==> flow/design.v <==
module contador_de_programa(
    input  wire       clk,
    input  wire       reset,
    input  wire [6:0] cantidad_instrucciones,
    output reg  [1:0] fase,
    output reg  [6:0] o_contador,
    output reg        done
);
wire [6:0] siguiente = o_contador + 7'd1;
always @(posedge clk) begin
    if (reset) begin
        fase       <= 2'd0;
        o_contador <= 7'd0;
        done       <= (cantidad_instrucciones == 7'd0);
    end else if (!done) begin
        if (fase == 2'd2) begin
            fase       <= 2'd0;
            o_contador <= siguiente;
            if (siguiente == cantidad_instrucciones)
                done <= 1'b1;
        end else begin
            fase <= fase + 2'd1;
        end
    end
end
endmodule
module unidad_control
(
    input  [3:0] instruction,
    output reg       write_enable_RB,
    output reg       read_ram,
    output reg       write_ram,
    output reg [3:0] alu_opcode,
    output reg       valido
);
always @* begin
    write_enable_RB = 1'b0;
    read_ram        = 1'b0;
    write_ram       = 1'b0;
    alu_opcode      = 4'b0000;
    valido          = 1'b1;
    case (instruction)
        4'b0000: begin write_enable_RB = 1'b1; alu_opcode = 4'b0000; end  
        4'b0001: begin write_enable_RB = 1'b1; alu_opcode = 4'b0001; end  
        4'b0010: begin write_enable_RB = 1'b1; alu_opcode = 4'b0010; end  
        4'b0011: begin write_enable_RB = 1'b1; alu_opcode = 4'b0110; end  
        4'b0100: begin write_enable_RB = 1'b1; alu_opcode = 4'b0111; end  
        4'b0101: begin write_enable_RB = 1'b1; alu_opcode = 4'b1100; end  
        4'b0110: write_ram = 1'b1;                                         
        4'b0111: read_ram  = 1'b1;                                         
        default: valido = 1'b0;                                            
    endcase
end
endmodule
module alu(
    input  [3:0]      op,
    input  [31:0]     din1_alu,
    input  [31:0]     din2_alu,
    output reg [31:0] result_alu
);
always @* begin
    case (op)
        4'b0000: result_alu = din1_alu & din2_alu;
        4'b0001: result_alu = din1_alu | din2_alu;
        4'b0010: result_alu = din1_alu + din2_alu;
        4'b0110: result_alu = din1_alu - din2_alu;
        4'b0111: result_alu = (din1_alu < din2_alu) ? 32'd1 : 32'd0;
        4'b1100: result_alu = ~(din1_alu | din2_alu);
        default: result_alu = 32'd0;
    endcase
end
endmodule
module banco_de_registros(
    input  wire        clk,
    input  wire        reset,
    input  wire [4:0]  read_address_1,
    input  wire [4:0]  read_address_2,
    input  wire [4:0]  write_address,
    input  wire [31:0] data_write,
    input  wire        write_enable,
    output wire [31:0] data_register_1,
    output wire [31:0] data_register_2
);
reg [31:0] mem [0:31];
function [31:0] valor_inicial(input [4:0] r);
    case (r)
        5'd0:  valor_inicial = 32'h000000DE;
        5'd1:  valor_inicial = 32'h0000006F;
        5'd2:  valor_inicial = 32'h00000064;
        5'd3:  valor_inicial = 32'h000000C8;
        5'd7:  valor_inicial = 32'h00000014;
        5'd8:  valor_inicial = 32'h00000015;
        5'd9:  valor_inicial = 32'h00000016;
        5'd10: valor_inicial = 32'h00000052;
        5'd11: valor_inicial = 32'h0000001B;
        5'd12: valor_inicial = 32'h7FFFFFF3;
        5'd16: valor_inicial = 32'h00000017;
        5'd17: valor_inicial = 32'h00000018;
        5'd18: valor_inicial = 32'h00000019;
        default: valor_inicial = 32'h00000000;
    endcase
endfunction
integer i;
always @(posedge clk) begin
    if (reset) begin
        for (i = 0; i < 32; i = i + 1)
            mem[i] <= valor_inicial(i[4:0]);
    end else if (write_enable) begin
        mem[write_address] <= data_write;
    end
end
assign data_register_1 = mem[read_address_1];
assign data_register_2 = mem[read_address_2];
endmodule
module ram(
    input  wire        clk,
    input  wire [31:0] address,
    input  wire [31:0] din,
    input  wire        write_enable,
    output wire [31:0] dout
);
reg [31:0] mem [0:31];
always @(posedge clk) begin
    if (write_enable)
        mem[address[4:0]] <= din;
end
assign dout = mem[address[4:0]];
endmodule
module jericalla_evolucion(
    input  wire        clk,
    input  wire        reset,
    input  wire [6:0]  cantidad_instrucciones,
    output wire [6:0]  imem_addr,
    input  wire [18:0] imem_data,
    output reg  [31:0] data_out,
    output reg         zf,
    output reg         valid,
    output wire        done
);
wire [1:0] fase;
wire [6:0] pc;
contador_de_programa contador_de_programa_inst(
    .clk(clk),
    .reset(reset),
    .cantidad_instrucciones(cantidad_instrucciones),
    .fase(fase),
    .o_contador(pc),
    .done(done)
);
assign imem_addr = pc;
wire       cu_we_rb, cu_read_ram, cu_write_ram, cu_valido;
wire [3:0] cu_alu_opcode;
unidad_control unidad_control_inst(
    .instruction(imem_data[18:15]),
    .write_enable_RB(cu_we_rb),
    .read_ram(cu_read_ram),
    .write_ram(cu_write_ram),
    .alu_opcode(cu_alu_opcode),
    .valido(cu_valido)
);
wire [31:0] rb_dr1, rb_dr2;
reg  [31:0] resultado;
reg        b1_we_rb, b1_read_ram, b1_write_ram, b1_valido;
reg [3:0]  b1_alu_opcode;
reg [4:0]  b1_rd;
reg [31:0] b1_dr1, b1_dr2;
reg        b2_we_rb, b2_valido;
reg [4:0]  b2_rd;
wire activo = !done;
banco_de_registros banco_de_registros_inst(
    .clk(clk),
    .reset(reset),
    .read_address_1(imem_data[9:5]),
    .read_address_2(imem_data[4:0]),
    .write_address(b2_rd),
    .data_write(resultado),
    .write_enable(activo && fase == 2'd2 && b2_we_rb),
    .data_register_1(rb_dr1),
    .data_register_2(rb_dr2)
);
wire [31:0] alu_result;
alu alu_inst(
    .op(b1_alu_opcode),
    .din1_alu(b1_dr1),
    .din2_alu(b1_dr2),
    .result_alu(alu_result)
);
wire [31:0] ram_dout;
ram ram_inst(
    .clk(clk),
    .address(b1_dr1),
    .din(b1_dr2),
    .write_enable(activo && fase == 2'd1 && b1_write_ram),
    .dout(ram_dout)
);
always @(posedge clk) begin
    if (reset) begin
        b1_we_rb  <= 1'b0;
        b1_read_ram <= 1'b0;
        b1_write_ram <= 1'b0;
        b1_valido <= 1'b0;
        b2_we_rb  <= 1'b0;
        b2_valido <= 1'b0;
        valid     <= 1'b0;
        zf        <= 1'b0;
    end else begin
        valid <= 1'b0;
        if (activo) begin
            case (fase)
                2'd0: begin
                    b1_we_rb      <= cu_we_rb;
                    b1_read_ram   <= cu_read_ram;
                    b1_write_ram  <= cu_write_ram;
                    b1_valido     <= cu_valido;
                    b1_alu_opcode <= cu_alu_opcode;
                    b1_rd         <= imem_data[14:10];
                    b1_dr1        <= rb_dr1;
                    b1_dr2        <= rb_dr2;
                end
                2'd1: begin
                    b2_we_rb  <= b1_we_rb;
                    b2_valido <= b1_valido;
                    b2_rd     <= b1_rd;
                    if (b1_read_ram)
                        resultado <= ram_dout;
                    else if (b1_write_ram)
                        resultado <= b1_dr2;
                    else
                        resultado <= alu_result;
                end
                default: begin
                    valid    <= b2_valido;
                    data_out <= resultado;
                    if (b2_we_rb)
                        zf <= (resultado == 32'd0);
                end
            endcase
        end
    end
end
endmodule
; ---- Reports on jericalla_evolucion
; Tool output for the design above before and after an edit, in the order of the flow.
; Lines under "orig" count in the file above, lines under "edited" in the edited file.
; "diff": "edited" minus "orig" as printed here.
; Operators carry their Yosys type and port widths (W data, S select, Z words).
; A cell with - has no value.
[design]
top_module = jericalla_evolucion
clock = clk
lib = sky130hd
corner = tt_025C_1v80

; ---- Edit of the RTL
; The edit as a unified diff against the file above.
; A script made this edit. It changes what the design does and was not meant as an optimisation.
; begin of diff
@@ -168,4 +168,6 @@
 reg [4:0]  b2_rd;
 wire activo = !done;
+wire [31:0] rb_dr1_p, rb_dr1_n;
+wire [31:0] rb_dr2_p, rb_dr2_n;
 banco_de_registros banco_de_registros_inst(
     .clk(clk),
@@ -176,7 +178,13 @@
     .data_write(resultado),
     .write_enable(activo && fase == 2'd2 && b2_we_rb),
-    .data_register_1(rb_dr1),
-    .data_register_2(rb_dr2)
-);
+    .data_register_1(rb_dr1_p),
+    .data_register_2(rb_dr2_p)
+);
+banco_de_registros banco_de_registros_inst_2 (.clk(clk), .reset(reset),
+    .read_address_1(~(imem_data[9:5])), .read_address_2(imem_data[4:0]), .write_address(b2_rd),
+    .data_write(resultado), .write_enable(activo && fase == 2'd2 && b2_we_rb),
+    .data_register_1(rb_dr1_n), .data_register_2(rb_dr2_n));
+assign rb_dr1 = rb_dr1_p ^ rb_dr1_n;
+assign rb_dr2 = rb_dr2_p ^ rb_dr2_n;
 wire [31:0] alu_result;
 alu alu_inst(
; end of diff

; ---- Word level
; Yosys after proc, flatten, opt, wreduce and memory -nomap, before mapping. Print and check cells are not counted. Equal cells are merged and count once.
; Yosys's memory passes give these memory sizes; they may raise the number of words (mostly to a power of two), join words into wider ones and drop unused or constant bits.
[classes]
columns = element, orig, edited, diff
row1 = add_sub_neg, 4, 4, 0
row2 = cmp, 1, 1, 0
row3 = n_eq, 8, 8, 0
row4 = muxes, 20, 21, 1
row5 = bitwise, 6, 9, 3
row6 = reduce_and_logical, 18, 18, 0
[ops]
columns = op, orig, edited, diff
row1 = $xor A32 B32 Y32, 0, 2, 2
row2 = $mux W5, 3, 4, 1
row3 = $not A5 Y5, 0, 1, 1
; Unchanged operator kinds not shown: 31.
[bits]
columns = element, orig, edited, diff
row1 = reg_bits, 96, 160, 64
row2 = mem_bits_rw, 2048, 3072, 1024
row3 = rom_bits, 56, 56, 0
row4 = mem_count, 3, 4, 1
row5 = inputBits, 28, 28, 0
row6 = out_inout_bits, 42, 42, 0

; ---- Longest topological paths
; Longest topological path by Yosys (ltp), each cell counted once; first at word level (registers and memories cut), then after technology mapping (sequential cells cut; the memories' decode and read muxes count).
[depth]
columns = element, orig, edited, diff
row1 = word_depth, 6, 6, 0
row2 = ABC_AREA, 0, 0, -
row3 = depth_mapped, 17, 12, -5

; ---- After synthesis
; The flow's flattened synthesis, as Yosys stat reports it; memories are mapped. The netlist is that of the ABC_AREA named above (0 if unset); the other value can give another one.
[mapped]
columns = element, orig, edited, diff
row1 = cells, 6042, 3848, -2194
row2 = synth_area_um2, 103860.9, 59893.7, -43967.2
row3 = sequential_area_um2, 66123.4, 34413.0, -31710.4
row4 = ff_cells, 2208, 1152, -1056
[types]
columns = cell, orig, edited, diff
row1 = sky130_fd_sc_hd__edfxtp_1, 2190, 1134, -1056
row2 = sky130_fd_sc_hd__mux4_2, 906, 538, -368
row3 = sky130_fd_sc_hd__clkbuf_1, 386, 246, -140
row4 = sky130_fd_sc_hd__nand2_1, 176, 43, -133
row5 = sky130_fd_sc_hd__mux2i_1, 21, 143, 122
row6 = sky130_fd_sc_hd__ha_1, 105, 1, -104
row7 = sky130_fd_sc_hd__nor3_1, 111, 14, -97
row8 = sky130_fd_sc_hd__a21oi_1, 161, 71, -90
row9 = sky130_fd_sc_hd__inv_1, 91, 1, -90
row10 = sky130_fd_sc_hd__and2_1, 874, 956, 82
row11 = sky130_fd_sc_hd__mux2_2, 66, 0, -66
row12 = sky130_fd_sc_hd__nor2_1, 202, 141, -61
row13 = sky130_fd_sc_hd__nand2b_1, 14, 44, 30
row14 = sky130_fd_sc_hd__or3_1, 63, 36, -27
row15 = sky130_fd_sc_hd__buf_2, 83, 57, -26
row16 = sky130_fd_sc_hd__xor2_1, 9, 35, 26
row17 = sky130_fd_sc_hd__a221oi_1, 34, 10, -24
row18 = sky130_fd_sc_hd__nand4_1, 26, 3, -23
; Unchanged cell types not shown: 4.
; Not every row of either side is listed.
; The figures by module come from a second, unflattened synthesis with its own total; it is not the netlist above.
[unflattened]
columns = element, orig, edited, diff
row1 = hier_cells, 7822, 12543, 4721
row2 = area_unflattened_um2, 105909.1, 162343.2, 56434.1
; Rows give one instance, submodules left out.
[modules_orig]
columns = mod, n_inst, n_cells, area_um2
row1 = banco_de_registros, 1, 4650, 55917.4
row2 = ram, 1, 2075, 39101.3
row3 = jericalla_evolucion, 1, 293, 5342.6
row4 = alu, 1, 719, 4837.1
row5 = contador_de_programa, 1, 71, 624.3
row6 = unidad_control, 1, 14, 86.3
[modules_edited]
columns = mod, n_inst, n_cells, area_um2
row1 = banco_de_registros, 2, 4651, 55886.1
row2 = ram, 1, 2075, 39101.3
row3 = jericalla_evolucion, 1, 362, 5921.9
row4 = alu, 1, 719, 4837.1
row5 = contador_de_programa, 1, 71, 624.3
row6 = unidad_control, 1, 14, 86.3

; ---- Timing after synthesis
; Path of least setup slack by OpenSTA after synthesis, without wires, with an ideal clock, recovery checks aside; 20% of the period is set as input and as output delay. Where synthesis merged equal registers, the netlist keeps one of their names.
[synth_path]
columns = element, orig, edited, diff
row1 = path_type, input to register, input to register, -
row2 = startpoint, input port reset, input port reset, -
row3 = endpoint, register b1_alu_opcode[0], register b1_alu_opcode[0], -
row4 = clock_period_ns, 10.0, 10.0, 0.0
row5 = in_delay_ns, 2.000, 2.000, 0.000
row6 = setup_time_ns, 0.505, 0.440, -0.065
row7 = launch_ns, 2.000, 2.000, 0.000
row8 = arrival_ns, 5.449, 4.162, -1.287
row9 = required_time_ns, 9.495, 9.560, 0.065
row10 = slack_ns, 4.046, 5.398, 1.352
row11 = delay_ns, 3.954, 2.602, -1.352
row12 = stages, 3, 3, 0
row13 = n_path_buf, 2, 2, 0
row14 = period_less_setup_slack_ns, 5.954, 4.602, -1.352
; "delay_ns" = arrival - input delay + setup time.
; "stages": output pins that drive a net of the path, with the launching flip-flop's if there is one; two outputs of one cell count as two.
; "period_less_setup_slack_ns" is the clock period less the worst setup slack; recovery checks do not enter. This is arithmetic on one report: input and output delays are still those of the set period (20% each).
; Between the ends stands the longest chain of elaborated cells between them, by number of cells; it is not shown to be the way that was timed. Of several equally long chains one is given.
; Each line given opens the expression or statement behind the cell; cells for indexed reads and writes are added by Yosys, which also makes memories of some case tables.
[synth_via_orig]
path_cell_list = sky130_fd_sc_hd__clkbuf_1 sky130_fd_sc_hd__clkbuf_1 sky130_fd_sc_hd__nor2_1
elab_chain_len = 2
[synth_rtl_orig]
columns = element, line_no
row1 = start: declaration, 131  ; input  wire        reset,
row2 = $not A1 Y1, -
row3 = $reduce_and A3 Y1, -
row4 = end: assignment, 215  ; b1_alu_opcode <= cu_alu_opcode;
row5 = end: declaration, 164  ; reg [3:0]  b1_alu_opcode;
[synth_via_edited]
path_cell_list = sky130_fd_sc_hd__clkbuf_1 sky130_fd_sc_hd__clkbuf_1 sky130_fd_sc_hd__nor2_1
elab_chain_len = 2
[synth_rtl_edited]
columns = element, line_no
row1 = start: declaration, 131  ; input  wire        reset,
row2 = $not A1 Y1, -
row3 = $reduce_and A3 Y1, -
row4 = end: assignment, 223  ; b1_alu_opcode <= cu_alu_opcode;
row5 = end: declaration, 164  ; reg [3:0]  b1_alu_opcode;

; ---- Timing after layout
; Path of least setup slack in the final report of the runs of pair A (OpenROAD, finished layout, wires in). Where an end is a register, its clock arrival counts in the times.
[layout_path]
columns = element, orig, edited, diff
row1 = path_type, input to register, input to register, -
row2 = startpoint, input port reset, input port reset, -
row3 = endpoint, memory banco_de_registros_inst.mem[28][8], memory banco_de_registros_inst_2.mem[0][20], -
row4 = clock_period_ns, 10.0, 10.0, 0.0
row5 = in_delay_ns, 2.00, 2.00, 0.00
row6 = setup_time_ns, 0.38, 0.36, -0.02
row7 = launch_ns, 2.00, 2.00, 0.00
row8 = arrival_ns, 5.95, 5.96, 0.01
row9 = required_time_ns, 10.47, 10.40, -0.07
row10 = slack_ns, 4.52, 4.44, -0.08
row11 = stages, 6, 8, 2
row12 = n_path_buf, 2, 4, 2
; Between the ends stands the longest chain of elaborated cells between them, by number of cells; it is not shown to be the way that was timed. Of several equally long chains one is given.
; orig: Only ways into the end's enable, where the timed path ends, are counted here.
[layout_via_orig]
path_cell_list = sky130_fd_sc_hd__buf_2 sky130_fd_sc_hd__buf_4 sky130_fd_sc_hd__nand3b_1 sky130_fd_sc_hd__or3_4 sky130_fd_sc_hd__nor2_4 sky130_fd_sc_hd__or2_2
elab_chain_len = 1
[layout_rtl_orig]
columns = element, line_no
row1 = start: declaration, 131  ; input  wire        reset,
row2 = $mux W5, 105  ; if (reset) begin
row3 = end: declaration, 84  ; reg [31:0] mem [0:31];
; edited: Only ways into the end's enable, where the timed path ends, are counted here.
[layout_via_edited]
path_cell_list = sky130_fd_sc_hd__buf_2 sky130_fd_sc_hd__buf_4 sky130_fd_sc_hd__nor4b_4 sky130_fd_sc_hd__nand3b_1 sky130_fd_sc_hd__nor3_2 sky130_fd_sc_hd__buf_4 sky130_fd_sc_hd__or2_2 sky130_fd_sc_hd__buf_4
elab_chain_len = 1
[layout_rtl_edited]
columns = element, line_no
row1 = start: declaration, 131  ; input  wire        reset,
row2 = $mux W5, 105  ; if (reset) begin
row3 = end: declaration, 84  ; reg [31:0] mem [0:31];

; ---- Measured runs
; Runs of the flow (Yosys, OpenROAD) on both versions; the two runs of a pair have the same settings. The constraints put input and output delay at 20% of the set period each and load the outputs with 0.01 pF.
[settings_pair_A]
CORE_UTILIZATION = 40
period_ns = 10.0
CAP_MARGIN = 20
CORE_MARGIN = 2
SLEW_MARGIN = 20
[results_pair_A]
columns = element, orig, edited, diff
row1 = yosys.chip_area_um2, 103860.9, 59893.7, -43967.2
row2 = die_area_um2, 263744.0, 152846.0, -110898.0
row3 = cell_area_final_um2, 116409.0, 66460.0, -49949.0
row4 = fin_util_frac, 0.449, 0.448, -0.001
row5 = ws_setup_ns, 4.519, 4.441, -0.078
row6 = totalPower_uw, 21356, 11448, -9908
[settings_pair_B]
ABC_AREA = 1
CORE_UTILIZATION = 32
CTS_CLUSTER_SIZE = 94
MAX_ROUTING_LAYER = met4
PLACE_DENSITY_LB_ADDON = 0.15
SETUP_SLACK_MARGIN = 0.18
period_ns = 6.71
CAP_MARGIN = 20
CORE_MARGIN = 2
SLEW_MARGIN = 20
[results_pair_B]
columns = element, orig, edited, diff
row1 = yosys.chip_area_um2, 103078.9, 62093.3, -40985.6
row2 = die_area_um2, 326675.0, 197580.0, -129095.0
row3 = cell_area_final_um2, 116209.0, 68823.5, -47385.5
row4 = fin_util_frac, 0.362, 0.357, -0.005
row5 = ws_setup_ns, 2.486, 2.258, -0.228
row6 = totalPower_uw, 32762, 17504, -15258
; "totalPower_uw" is the tool's figure for a default switching activity; nothing was simulated.
